==> flow/design.v <==
module avg(input clk, input [7:0]p1, input [7:0]p2, output reg [7:0]pout);
wire [7:0] outp;
assign outp = {1'b0 , p1[7:1]} + {1'b0 , p2[7:1]};
always@(posedge clk)
begin
	pout <= outp;
end 
endmodule
module subtract(input clk, input [7:0]p1, input [7:0]p2, output reg [7:0]pout);
wire [8:0] diff = {1'b0, p1} - {1'b0, p2};
wire [7:0] mag = diff[8] ? (8'd0 - diff[7:0]) : diff[7:0];
always@(posedge clk)
begin
	pout <= mag/2;
end 
endmodule
module wavelet_1d (clk ,pixel ,pix_out);
input clk ;
input [63:0] pixel ;
output reg [63:0] pix_out;
wire [63:0]pix_out_inter;
wire [63:0] out_illusion ;
genvar i;
	generate 
		for(i=0;i<4;i=i+1) 
		begin : name
			avg u0 (clk,pixel[16*i+7:16*i], pixel[16*i+15:16*i+8],out_illusion[8*i+7:8*i]);
			subtract u1 (clk,pixel[16*i+7:16*i], pixel[16*i+15:16*i+8],out_illusion[8*i+39:8*i+32]);
		end
	endgenerate 
	assign pix_out_inter = {out_illusion[31:0],out_illusion[63:32]};
always@(posedge clk)
	begin
		pix_out <= pix_out_inter;
	end
endmodule
module wavelet_2d (clk ,pixel_out1, pixel_out2 ,pixelcol_out1,pixelcol_out2,dwt_valid);
input clk ;
input [63:0] pixel_out1, pixel_out2 ;
output reg [63:0] pixelcol_out1,pixelcol_out2;
output reg dwt_valid;
wire [63:0]pixelcol1_inter,pixelcol2_inter;
wire [63:0] out_illusion20 ;
wire [63:0] out_illusion21;
genvar j;
	generate 
		for(j=0;j<8;j=j+1) 
		begin : name
			avg u0 (clk,pixel_out1[8*j+7:8*j], pixel_out2[8*j+7:8*j],out_illusion20[8*j+7:8*j]);
			subtract u1 (clk,pixel_out2[8*j+7:8*j], pixel_out1[8*j+7:8*j], out_illusion21[8*j+7:8*j]);
		end
	endgenerate 
	assign pixelcol1_inter = out_illusion20;
	assign pixelcol2_inter = out_illusion21;
always@(posedge clk)
	begin
		pixelcol_out1 <= pixelcol1_inter;
		pixelcol_out2 <= pixelcol2_inter;
	   dwt_valid <= 1'b1;
	end
endmodule
module DWT(clk, inp1,inp2,inp3,inp4,inp5,inp6,inp7,inp8, outp1,outp2,outp3,outp4,outp5,outp6,outp7,outp8,dwt_valid);
input clk;
input [63:0]inp1,inp2,inp3,inp4,inp5,inp6,inp7,inp8;
output [63:0] outp1,outp2,outp3,outp4,outp5,outp6,outp7,outp8;
output dwt_valid;
wire [63:0] inp_1d [7:0];
wire [63:0] out_1d [7:0];
wire dwt_valid1, dwt_valid2, dwt_valid3, dwt_valid4;
assign inp_1d [0] = inp1;
assign inp_1d [1] = inp2;
assign inp_1d [2] = inp3;
assign inp_1d [3] = inp4;
assign inp_1d [4] = inp5;
assign inp_1d [5] = inp6;
assign inp_1d [6] = inp7;
assign inp_1d [7] = inp8;
genvar j;
	generate 
		for(j=0;j<8;j=j+1) 
		begin : name
			wavelet_1d u0(clk,inp_1d[j],out_1d[j]);
		end
	endgenerate 
wavelet_2d x1 (clk, out_1d[0],out_1d[1],outp1,outp5,dwt_valid1);
wavelet_2d x2 (clk, out_1d[2],out_1d[3],outp2,outp6,dwt_valid2);
wavelet_2d x3 (clk, out_1d[4],out_1d[5],outp3,outp7,dwt_valid3);
wavelet_2d x4 (clk, out_1d[6],out_1d[7],outp4,outp8,dwt_valid4);
assign dwt_valid = dwt_valid1 && dwt_valid2 && dwt_valid3 && dwt_valid4;
endmodule
Memo
Re: synthesis data of DWT

## Tool chain data of DWT

Each step is given for the RTL above and for the edited RTL.
"before" refers to lines of the RTL above, "after" to lines of the edited file.
"difference" is "after" less "before", of the values as shown.
Operators: Yosys type, input widths -> output width; for muxes data width and select width s.
Library cell names are shortened.
The mark n/a stands for no value.

- Top module: DWT
- Clock input: clk
- Standard-cell library: sky130hd
- Corner: tt_025C_1v80

## The edit

The edit as a unified diff against the file above.
The edit is scripted: it alters the design's behaviour and was not made to optimise anything.

```diff
@@ -69,5 +69,7 @@
 wire dwt_valid1, dwt_valid2, dwt_valid3, dwt_valid4;
 assign inp_1d [0] = inp1;
-assign inp_1d [1] = inp2;
+reg [63:0] inp_1d_p1;
+always @(posedge clk) inp_1d_p1 <= inp2;
+assign inp_1d [1] = inp_1d_p1;
 assign inp_1d [2] = inp3;
 assign inp_1d [3] = inp4;
```

## After elaboration

Source: Yosys, flattened and elaborated. Widths are those after wreduce; folded enables and synchronous resets count as part of the registers. Registers that Yosys merges into a memory's read port (data or address) are not register bits. Print and check cells do not count. Equal cells are merged and count once.

Cells by class:

| what | before | after | difference |
|---|---|---|---|
| muxes and demuxes | 64 | 64 | 0 |
| add/sub/neg operators | 192 | 192 | 0 |

Operators by type and width:

| operator | before | after | difference |
|---|---|---|---|
| $mux 8 | 64 | 64 | 0 |
| $sub 1x8->8 const A | 64 | 64 | 0 |
| $add 7x7->8 | 48 | 48 | 0 |
| $sub 8x8->9 | 48 | 48 | 0 |
| $add 6x6->7 | 16 | 16 | 0 |
| $sub 7x7->8 | 16 | 16 | 0 |

Storage and ports:

| what | before | after | difference |
|---|---|---|---|
| output and inout bits | 513 | 513 | 0 |
| word-level cells | 400 | 401 | +1 |
| bits in registers | 1920 | 1984 | +64 |
| input port bits | 513 | 513 | 0 |

## Logic depth

Yosys ltp: most cells in a row. Word level: on the elaborated netlist, between registers, memories and ports. Mapped: between sequential cells and ports; inverters and the memories' decode and read muxes count.

Logic depth:

| what | before | after | difference |
|---|---|---|---|
| word-level depth | 3 | 3 | 0 |
| ABC_AREA | 0 | 0 | n/a |
| mapped depth | 10 | 10 | 0 |
| gate-level depth less buffers | 10 | 10 | 0 |

## Synthesis result

Yosys stat after the flow's synthesis: flattened, memories mapped to cells. It holds for the ABC_AREA given above (unset counts as 0); a run with the other value may have another netlist.

Cells by type:

| type | before | after | difference |
|---|---|---|---|
| dfxtp_1 | 1888 | 1952 | +64 |
| inv_1 | 1160 | 1160 | 0 |
| ha_1 | 992 | 992 | 0 |
| nor2_1 | 774 | 774 | 0 |
| xnor2_1 | 729 | 729 | 0 |
| a21oi_1 | 503 | 503 | 0 |
| o21bai_1 | 329 | 329 | 0 |
| xor2_1 | 246 | 246 | 0 |
| o31ai_1 | 144 | 144 | 0 |
| fa_1 | 128 | 128 | 0 |
| o21ai_0 | 112 | 112 | 0 |
| o21a_1 | 109 | 109 | 0 |
| nand3_1 | 106 | 106 | 0 |
| a211oi_1 | 86 | 86 | 0 |
| a31oi_1 | 82 | 82 | 0 |
| nor2b_1 | 64 | 64 | 0 |
| mux2_2 | 63 | 63 | 0 |
| buf_4 | 49 | 49 | 0 |

Not every row of either side is listed.

Synthesis totals:

| what | before | after | difference |
|---|---|---|---|
| chip area (Yosys) (um^2) | 82591.7 | 83872.9 | +1281.2 |
| buffer cells | 98 | 98 | 0 |
| mapped flip-flops | 1888 | 1952 | +64 |
| standard cells after synthesis | 8029 | 8093 | +64 |
| sequential area (um^2) | 37796.2 | 39077.5 | +1281.3 |

The figures by module come from a second, unflattened synthesis with its own total; it is not the netlist above.

Unflattened totals:

| what | before | after | difference |
|---|---|---|---|
| cells (unflattened synthesis) | 8841 | 8841 | 0 |
| area (unflattened synthesis) (um^2) | 89980.0 | 91901.9 | +1921.9 |

Rows give one instance, submodules left out.

Modules, before:

| module | instances | cells | sequential area (um^2) | area (um^2) |
|---|---|---|---|---|
| subtract | 64 | 76 | 140.1 | 648.1 |
| avg | 64 | 46 | 160.2 | 436.7 |
| wavelet_2d | 4 | 130 | 2562.5 | 2573.7 |
| wavelet_1d | 8 | 64 | 1281.2 | 1281.2 |
| DWT | 1 | 1 | 0.0 | 8.8 |

Modules, after:

| module | instances | cells | sequential area (um^2) | area (um^2) |
|---|---|---|---|---|
| subtract | 64 | 76 | 140.1 | 648.1 |
| avg | 64 | 45 | 160.2 | 446.7 |
| wavelet_2d | 4 | 130 | 2562.5 | 2573.7 |
| wavelet_1d | 8 | 64 | 1281.2 | 1281.2 |
| DWT | 1 | 65 | 1281.2 | 1290.0 |

## Path before layout

Source: OpenSTA report_checks on the synthesized netlist (no wires, ideal clock, input and output delay 20% of the period each), path of least setup slack; recovery checks are left aside. Register names are those of the netlist, which keeps one name where synthesis merged equal registers.

Path post-synthesis:

| what | before | after | difference |
|---|---|---|---|
| path kind | input port to flip-flop | input port to flip-flop | n/a |
| from | in inp1[0] | in inp1[0] | n/a |
| to | reg name[0].u0.name[0].u1.pout[6] | reg name[0].u0.name[0].u1.pout[6] | n/a |
| period (ns) | 4.5 | 4.5 | 0.0 |
| path delay (ns) | 1.777 | 1.777 | 0.000 |
| driving pins on the path | 10 | 10 | 0 |
| time at the first pin (ns) | 0.900 | 0.900 | 0.000 |
| buffers on the path | 0 | 0 | 0 |
| setup slack (ns) | 1.823 | 1.823 | 0.000 |
| external input delay (ns) | 0.900 | 0.900 | 0.000 |
| required time (ns) | 4.379 | 4.379 | 0.000 |
| setup time (ns) | 0.121 | 0.121 | 0.000 |
| arrival (ns) | 2.556 | 2.556 | 0.000 |
| synthesis period reached (ns) | 2.677 | 2.677 | 0.000 |

"path delay" is the arrival time less input delay plus setup time.
"driving pins on the path" counts driving pins, that of a launching flip-flop among them; a cell with two outputs on the path counts twice.
"synthesis period reached" = period - worst setup slack (recovery checks aside). The figure is calculated, with input and output delays left at 20% of the set period.
The rows between start and end are the longest chain of elaborated cells between them; the timing report does not say that the signal goes this way. Where chains are equally long, one stands for them.
A line is the first line of the expression or statement that the cell stems from. Yosys adds cells for indexed reads and writes and turns some case tables into memories.

Between the ends, post-synthesis, before:
- Path through: inv_1 -> ha_1 -> inv_1 -> fa_1 -> a211oi_1 -> o21bai_1 -> a21oi_1 -> xor2_1 -> a31oi_1 -> xnor2_1
- Cells in the longest elaborated chain: 3
- Elaborated cells on any way between the ends: 3
- RTL lines with such cells: 2
- Classes of those cells: 2 x add/sub; 1 x mux

RTL lines, path post-synthesis, before:

| what | RTL line | source |
|---|---|---|
| start, declared | 64 | `input [63:0]inp1,inp2,inp3,inp4,inp5,inp6,inp7,inp8;` |
| $sub 8x8->9 | 10 | `wire [8:0] diff = {1'b0, p1} - {1'b0, p2};` |
| $sub 1x8->8 | 11 | `wire [7:0] mag = diff[8] ? (8'd0 - diff[7:0]) : diff[7:0];` |
| $mux 8 | 11 |  |
| end, assigned | 14 | `pout <= mag/2;` |
| end, declared | 9 | `module subtract(input clk, input [7:0]p1, input [7:0]p2, output reg [7:0]pout);` |

Between the ends, post-synthesis, after:
- Path through: inv_1 -> ha_1 -> inv_1 -> fa_1 -> a211oi_1 -> o21bai_1 -> a21oi_1 -> xor2_1 -> a31oi_1 -> xnor2_1
- Cells in the longest elaborated chain: 3
- Elaborated cells on any way between the ends: 3
- RTL lines with such cells: 2
- Classes of those cells: 2 x add/sub; 1 x mux

RTL lines, path post-synthesis, after:

| what | RTL line | source |
|---|---|---|
| start, declared | 64 | `input [63:0]inp1,inp2,inp3,inp4,inp5,inp6,inp7,inp8;` |
| $sub 8x8->9 | 10 | `wire [8:0] diff = {1'b0, p1} - {1'b0, p2};` |
| $sub 1x8->8 | 11 | `wire [7:0] mag = diff[8] ? (8'd0 - diff[7:0]) : diff[7:0];` |
| $mux 8 | 11 |  |
| end, assigned | 14 | `pout <= mag/2;` |
| end, declared | 9 | `module subtract(input clk, input [7:0]p1, input [7:0]p2, output reg [7:0]pout);` |

## Worst path after layout

Path of least setup slack in the final report of the runs of pair 1 (OpenROAD, finished layout, wires in). Where an end is a register, its clock arrival counts in the times.

Path after layout:

| what | before | after | difference |
|---|---|---|---|
| path kind | flip-flop to output port | flip-flop to output port | n/a |
| from | reg x2.pixelcol_out1[48] | reg x2.pixelcol_out2[50] | n/a |
| to | out outp2[48] | out outp6[50] | n/a |
| time at the first pin (ns) | 0.81 | 0.82 | +0.01 |
| external output delay (ns) | 0.90 | 0.90 | 0.00 |
| buffers on the path | 1 | 1 | 0 |
| setup slack (ns) | 1.68 | 1.63 | -0.05 |
| arrival (ns) | 1.92 | 1.97 | +0.05 |
| required time (ns) | 3.60 | 3.60 | 0.00 |
| period (ns) | 4.5 | 4.5 | 0.0 |
| driving pins on the path | 2 | 2 | 0 |

Between the ends, after layout, before:
- Path through: dfxtp_1 -> clkdlybuf4s50_1
- Cells in the longest elaborated chain: 0
- Elaborated cells on any way between the ends: 0
- RTL lines with such cells: 0

RTL lines, path after layout, before:

| what | RTL line | source |
|---|---|---|
| start, declared | 40 | `output reg [63:0] pixelcol_out1,pixelcol_out2;` |
| start, assigned | 57 | `pixelcol_out1 <= pixelcol1_inter;` |
| end, declared | 65 | `output [63:0] outp1,outp2,outp3,outp4,outp5,outp6,outp7,outp8;` |

Between the ends, after layout, after:
- Path through: dfxtp_1 -> clkdlybuf4s50_1
- Cells in the longest elaborated chain: 0
- Elaborated cells on any way between the ends: 0
- RTL lines with such cells: 0

RTL lines, path after layout, after:

| what | RTL line | source |
|---|---|---|
| start, declared | 40 | `output reg [63:0] pixelcol_out1,pixelcol_out2;` |
| start, assigned | 58 | `pixelcol_out2 <= pixelcol2_inter;` |
| end, declared | 65 | `output [63:0] outp1,outp2,outp3,outp4,outp5,outp6,outp7,outp8;` |

## Measured runs

Runs of the flow (Yosys, OpenROAD) on both versions; the two runs of a pair have the same settings. The constraints put input and output delay at 20% of the set period each and load the outputs with 0.01 pF.

Settings, pair 1:
- CORE_UTILIZATION: 40
- period_ns: 4.5
- CAP_MARGIN: 20
- CORE_MARGIN: 2
- SLEW_MARGIN: 20

Final reports, pair 1:

| what | before | after | difference |
|---|---|---|---|
| period achieved (ns) | 2.819 | 2.871 | +0.052 |
| mapped cell area after synthesis (um^2) | 82591.7 | 83872.9 | +1281.2 |
| setup TNS (ns) | 0.000 | 0.000 | 0.000 |
| utilization of the finished layout | 0.501 | 0.496 | -0.005 |
| standard-cell area of the final layout (um^2) | 102651.0 | 103684.0 | +1033.0 |
| worst hold slack in the final report (ns) | 0.293 | 0.281 | -0.012 |
| setup slack of the worst path (ns) | 1.681 | 1.629 | -0.052 |
| total power of the final layout (mW) | 71.465 | 71.843 | +0.378 |
| die size (um^2) | 210131.0 | 213361.0 | +3230.0 |

Settings, pair 2:
- ABC_AREA: 0
- CELL_PAD_IN_SITES_GLOBAL_PLACEMENT: 2
- CORE_MARGIN: 9
- CORE_UTILIZATION: 39
- CTS_CLUSTER_DIAMETER: 186
- SETUP_SLACK_MARGIN: 0.02
- SLEW_MARGIN: 40
- TNS_END_PERCENT: 70
- period_ns: 2.91
- CAP_MARGIN: 20

Final reports, pair 2:

| what | before | after | difference |
|---|---|---|---|
| period achieved (ns) | 2.599 | 2.576 | -0.023 |
| mapped cell area after synthesis (um^2) | 82591.7 | 83872.9 | +1281.2 |
| setup TNS (ns) | 0.000 | 0.000 | 0.000 |
| utilization of the finished layout | 0.499 | 0.499 | 0.000 |
| standard-cell area of the final layout (um^2) | 104768.0 | 106349.0 | +1581.0 |
| worst hold slack in the final report (ns) | 0.309 | 0.193 | -0.116 |
| setup slack of the worst path (ns) | 0.311 | 0.334 | +0.023 |
| total power of the final layout (mW) | 112.673 | 114.615 | +1.942 |
| die size (um^2) | 228666.0 | 232078.0 | +3412.0 |

"period achieved" = clock period - worst setup slack. The figure is calculated, with input and output delays left at 20% of the set period.
"total power of the final layout" is the tool's figure for a default switching activity; nothing was simulated.
